==> flow/design.v <==
module storage(input pclk,input we,input pwrite,input [31:0]paddr,input [31:0]pwdata,input [3:0]pstrb,output reg [31:0]prdata);
  reg [31:0]memory[0:31];
  always @(posedge pclk) begin
    if(we) begin
      		if(pstrb==4'b0) begin
            	memory[paddr[4:0]]<=pwdata;
            end
            else begin
              if (pstrb[0]) memory[paddr[4:0]][7:0]   <= pwdata[7:0];
            	if (pstrb[1]) memory[paddr[4:0]][15:8]  <= pwdata[15:8];
           		if (pstrb[2]) memory[paddr[4:0]][23:16] <= pwdata[23:16];
            	if (pstrb[3]) memory[paddr[4:0]][31:24] <= pwdata[31:24];
            end
    end
  end
  always @(*) begin
    if(pwrite) prdata=32'b0;
    else prdata=memory[paddr[4:0]];
  end
endmodule
module apb_slave( 
    input pclk,
    input psel,
    input penable,
    input preset, 
    input [31:0]paddr,
    input pwrite,
    input [2:0]pprot,
    input [31:0]pwdata,
    input [3:0]pstrb,
    output reg [31:0]prdata,
    output reg pslverr,
    output reg pready
  );
   reg ready;
   wire [31:0]rdata;
   storage m1(pclk,psel & penable & pwrite,pwrite,paddr,pwdata,pstrb,rdata);
   always @(*) begin
     ready=1'b0;
     if(psel & penable & pwrite) begin
            ready=~pready;
          end
     else if(psel & penable & ~pwrite) begin
            ready=~pready;
          end
     else if( ~penable) begin
            ready=1'b0;
          end
     pslverr=1'b0;
   end
   always @(posedge pclk)begin
     pready<=ready;
     prdata<=rdata;
   end   
 endmodule
module apb_master(
  input pclk, 
  input preset,
  input [31:0]paddr,
  input pwrite,
  input [2:0]pprot,
  input [31:0]pwdata,
  input [3:0]pstrb,
  output  reg[31:0]prdata,
  output pslverr,
  output reg penable,
  output reg [3:0]psel,
  output reg pready
);
  wire [31:0] prdata0,prdata1,prdata2,prdata3;
  wire pslverr0,pslverr1,pslverr2,pslverr3;
  wire pready0,pready1,pready2,pready3;
  apb_slave slave0 (pclk,psel[0],penable,preset,paddr,pwrite,pprot,pwdata,pstrb,prdata0,pslverr0,pready0);
  apb_slave slave1 (pclk,psel[1],penable,preset,paddr,pwrite,pprot,pwdata,pstrb,prdata1,pslverr1,pready1);
  apb_slave slave2 (pclk,psel[2],penable,preset,paddr,pwrite,pprot,pwdata,pstrb,prdata2,pslverr2,pready2);
  apb_slave slave3 (pclk,psel[3],penable,preset,paddr,pwrite,pprot,pwdata,pstrb,prdata3,pslverr3,pready3); 
  assign pslverr=pslverr0|pslverr1|pslverr2|pslverr3;
  reg [1:0]state,nextstate;
  parameter idle=2'b0,setup=2'd1,access=2'd2;
  always@(posedge pclk)begin
      if(~preset) state<=idle;
      else state<=nextstate;
  end
  always @(*) begin
    nextstate=idle;
    penable=1'b0;
    case (state)
      idle : begin
        penable=1'b0;
        if(|paddr) nextstate=setup;
        else nextstate=idle;
      end
      setup : begin
        penable=1'b0;
        if(|paddr) nextstate=access;
        else nextstate=idle;
      end
      access:  begin
        penable=1'b1;
        if ( (paddr!=4'b0) && (pready==1'b1)) nextstate=setup;
        else if( (paddr==4'b0) && (pready==1'b1)) nextstate=idle;
        else nextstate=access;
      end
       default nextstate=idle;
    endcase
    case (paddr[31:30])
        2'b00 : begin
                psel=4'b0001;
                prdata=prdata0;
                end
        2'b01 : begin
                psel=4'b0010;
                prdata=prdata1;
                end
        2'b10 : begin
                psel=4'b0100;
                prdata=prdata2;
                end
        2'b11 : begin
                psel=4'b1000;
                prdata=prdata3;
                end
    endcase
    pready=pready0|pready1|pready2|pready3;
  end
endmodule
# From RTL to reports: apb_master

The steps from the RTL of apb_master to its reports follow in flow order.
Lines are those of the file above, counted from 1.
Cell names lack the library's common part.
Not given: n/a

Top module: apb_master
Clock: pclk
Cell library: sky130hd
Library corner: tt_025C_1v80

# Word-level counts

Source: Yosys, flattened and elaborated, memories not mapped. Widths are those after wreduce. Registers that Yosys merges into a memory's read port (data or address) are not register bits. Print and check cells do not count.
Yosys's memory passes give these memory sizes; they may raise the number of words (mostly to a power of two), join words into wider ones and drop unused or constant bits.

Register bits: 6
Latch bits: 0
RAM bits: 4096
ROM bits: 0
Word width x clocked read ports: 128
Memories kept: 4
Input port bits: 74
Output and inout port bits: 39
Cells after elaboration: 148

Add/sub/neg operators: 0
Multiply operators: 0
Divide/modulo/power cells: 0
Magnitude comparators: 0
Equality and inequality tests: 5
Shift operators: 0
Multiplexer cells: 90
Bitwise logic cells: 36
Reduce/logical cells: 8

Memories:

| memory           | depth | width | read ports | wr ports | line | RTL |
| slave0.m1.memory | 32    | 32    | 1          | 1        | 2    | `reg [31:0]memory[0:31];` |
| slave1.m1.memory | 32    | 32    | 1          | 1        | 2    |  |
| slave2.m1.memory | 32    | 32    | 1          | 1        | 2    |  |
| slave3.m1.memory | 32    | 32    | 1          | 1        | 2    |  |

Operators by type and width:

| operator                                       | number |
| 2-to-1 mux 32 bit                              | 29 |
| parallel mux 32 bit (select 4 bit)             | 1 |
| 2-to-1 mux 8 bit                               | 16 |
| 2-to-1 mux 1 bit                               | 39 |
| zero test 32 bit                               | 1 |
| nonzero test 32 bit                            | 1 |
| OR reduction 32 bit                            | 1 |
| bitwise OR 1 bit                               | 19 |
| parallel mux 4 bit (select 4 bit)              | 1 |
| AND 1 bit                                      | 12 |
| == test 2 bit (second input constant)          | 3 |
| parallel mux 2 bit (select 3 bit)              | 1 |
| 2-to-1 mux 2 bit                               | 3 |
| inverter 1 bit                                 | 5 |
| == test 2 x 1 -> 1 bit (second input constant) | 2 |
| zero test 2 bit                                | 2 |
| zero test 4 bit                                | 1 |
| logical AND 1 bit                              | 2 |

# Longest topological paths

Depth = most cells in a row (Yosys ltp): at word level without a register or memory, in the mapped netlist without a sequential cell, where the memories' decode and read muxes count.

Word-level depth: 7
ABC_AREA: 0
Gate-level depth with buffers: 8
Gate-level depth less buffers: 4

# After synthesis

Yosys stat after the flow's synthesis: flattened, memories mapped to cells. It holds for the ABC_AREA given above (unset counts as 0); a run with the other value may have another netlist.

Cells by type:

| type      | number | total area (µm²) |
| edfxtp_1  | 4096   | 1.23E+05 |
| mux2i_1   | 2048   | 2.05E+04 |
| o22ai_1   | 1025   | 6412.4 |
| dfxtp_1   | 135    | 2.7E+03 |
| nor2_1    | 516    | 1.94E+03 |
| nor4_1    | 262    | 1.64E+03 |
| buf_2     | 245    | 1.23E+03 |
| clkbuf_1  | 252    | 945.907 |
| mux4_2    | 32     | 720.691 |
| a21oi_1   | 129    | 645.619 |
| buf_1     | 66     | 247.738 |
| nand2_1   | 39     | 146.39 |
| nand3_1   | 14     | 70.067 |
| nand4bb_1 | 6      | 67.565 |
| nor2b_1   | 9      | 56.304 |
| buf_4     | 7      | 52.55 |
| or4b_1    | 4      | 40.038 |
| nand4b_1  | 4      | 35.034 |

Not listed: further types 16, cells in them 29.

Cell count: 8918
Mapped area: 160640.3 µm²
Area of sequential cells: 125700.6 µm²
Mapped flip-flops: 4231
Buffers: 571

By module: a second synthesis without flattening, with its own total; a netlist apart from the flattened one above.

Cell total of the unflattened synthesis: 9127
Area total of the unflattened synthesis: 162244.4 µm²

Each row is one instance without its submodules.

Modules:

| module     | times used | cells | area (µm²) | sequential area (µm²) |
| storage    | 4          | 2228  | 39629.3    | 30749.5 |
| apb_slave  | 4          | 37    | 686.9      | 660.6 |
| apb_master | 1          | 67    | 979.7      | 60.1 |

# Timing after synthesis

Source: OpenSTA report_checks on the synthesized netlist (no wires, ideal clock, input and output delay 20% of the period each), path of least setup slack; recovery checks are left aside. Register names are those of the netlist, which keeps one name where synthesis merged equal registers.

Kind: input to output
Start: input paddr[30]
End: output prdata[10]
Period: 8000 ps
External input delay: 1600 ps
External output delay: 1600 ps
Launch time at the first pin: 1600 ps
Data arrival time: 2875 ps
Required time: 6400 ps
Path slack: 3525 ps
Path delay: 1275 ps
Stages: 3
Buffers on the path: 2
Synthesis period reached: 4475 ps

"path delay" = arrival - input delay + setup time.
At an output port there is no setup time.
"stages" counts driving pins, that of a launching flip-flop among them; a cell with two outputs on the path counts twice.
"synthesis period reached" = period - worst setup slack (recovery checks aside). The figure is calculated, with input and output delays left at 20% of the set period.
The rows between start and end are the longest chain of elaborated cells between them; the timing report does not say that the signal goes this way. Where chains are equally long, one stands for them.
A line is the first line of the expression or statement that the cell stems from. Yosys adds cells for indexed reads and writes and turns some case tables into memories.

Path through: clkbuf_1 buf_2 mux4_2
Cells in the longest elaborated chain: 2
Elaborated cells between the ends (all ways): 5
RTL lines with such cells: 1
Those cells by class: 3 x eq/ne; 1 x mux; 1 x reduce/logical

Ends and longest elaborated chain, post-synthesis:

| item                               | line | RTL |
| start, declared                    | 59   | `input [31:0]paddr,` |
| == test 2 bit                      | 106  | `case (paddr[31:30])` |
| parallel mux 32 bit (select 4 bit) | 106  |  |
| end, declared                      | 64   | `output  reg[31:0]prdata,` |

# Path in the finished layout

From the final timing report of job 1: the path of least setup slack in the routed layout; clock arrival at registers is part of the times.
The report prints the path's times to 10 ps; the period is as set.

Kind: input to register
Start: input paddr[0]
End: memory slave1.m1.memory[5][28]
Period: 3310 ps
External input delay: 660 ps
Setup time: 280 ps
Launch time at the first pin: 660 ps
Data arrival time: 4020 ps
Required time: 3960 ps
Path slack: -60 ps
Stages: 11
Buffers on the path: 8

Path through: clkdlybuf4s50_1 buf_2 buf_4 nor2b_1 buf_2 nand3_2 buf_8 clkbuf_2 buf_12 nor2_1 buf_6

Ends and longest elaborated chain, after layout:

| item            | line | RTL |
| start, declared | 59   | `input [31:0]paddr,` |
| end, declared   | 2    | `reg [31:0]memory[0:31];` |

Chain of elaborated cells between the ends: none given.

Wiki page: apb_master / flow data

Design apb_master on sky130hd. What follows are 4 stored runs of the flow, each under its own settings; their order means nothing. The constraints put input and output delay at 20% of the set period each and load the outputs with 0.01 pF.
"clock period achieved" means the clock period less the worst setup slack. The figure is calculated, with input and output delays left at 20% of the set period.
"worst path time" means the part of the period allowed to the worst setup path (the constraints hold back 20% at inputs and 20% at outputs) less its slack; where the path has registers, the arrival times of their clocks count too.
"power consumption": no workload was simulated; the value follows from the tool's default switching activity.
"worst path time" is known to 10 ps.
A setting shown as n/a is not set for that run.

| setting or result                            | job 1             | job 2              | job 3             | job 4           |
| CAP_MARGIN                                   | 25                | 5                  | 25                | 20              |
| CELL_PAD_IN_SITES_DETAIL_PLACEMENT           | 1                 | 0                  | 2                 | n/a             |
| CORE_ASPECT_RATIO                            | 0.9               | n/a                | 1.92              | n/a             |
| CORE_MARGIN                                  | 7                 | 2                  | 7                 | 2               |
| CORE_UTILIZATION                             | 43                | 42                 | 43                | 45              |
| CTS_CLUSTER_DIAMETER                         | 307               | 298                | 307               | 298             |
| CTS_CLUSTER_SIZE                             | 35                | 10                 | 35                | n/a             |
| GPL_TIMING_DRIVEN                            | 0                 | n/a                | 0                 | n/a             |
| PLACE_DENSITY_LB_ADDON                       | 0.24              | n/a                | 0.0               | n/a             |
| SETUP_SLACK_MARGIN                           | 0.12              | 0.37               | 0.12              | n/a             |
| SLEW_MARGIN                                  | 0                 | 40                 | 40                | 20              |
| period_ns                                    | 3.31              | 4.13               | 3.31              | 8.0             |
| ABC_AREA                                     | n/a               | 1                  | n/a               | n/a             |
| CELL_PAD_IN_SITES_GLOBAL_PLACEMENT           | n/a               | 2                  | 1                 | n/a             |
| MIN_ROUTING_LAYER                            | n/a               | met2               | n/a               | n/a             |
| PLACE_DENSITY                                | n/a               | 0.6                | n/a               | 0.6             |
| HOLD_SLACK_MARGIN                            | n/a               | n/a                | 0.05              | 0.11            |
| MAX_ROUTING_LAYER                            | n/a               | n/a                | met5              | n/a             |
| full die area (µm²)                          | 390917.0          | 419094.0           | 391809.0          | 361772.0        |
| worst path time (ps)                         | 2710              | 2950               | 2790              | 2340            |
| worst path kind                              | input to register | register to output | input to register | input to output |
| smallest hold slack (ps)                     | 102               | 194                | 105               | 413             |
| chip area after synthesis (Yosys) (µm²)      | 160640.3          | 173850.5           | 160640.3          | 160640.3        |
| power consumption (uW)                       | 89504             | 90913              | 90843             | 45622           |
| standard-cell area of the final layout (µm²) | 178213.0          | 199939.0           | 181090.0          | 180322.0        |
| clock period achieved (ps)                   | 3369              | 3777               | 3451              | 5540            |
| setup total negative slack (ps)              | -2000             | 0                  | -8004             | 0               |
| utilization after layout (%)                 | 48.0              | 48.5               | 48.7              | 50.7            |
| worst slack on setup checks (ps)             | -59               | 353                | -141              | 2460            |
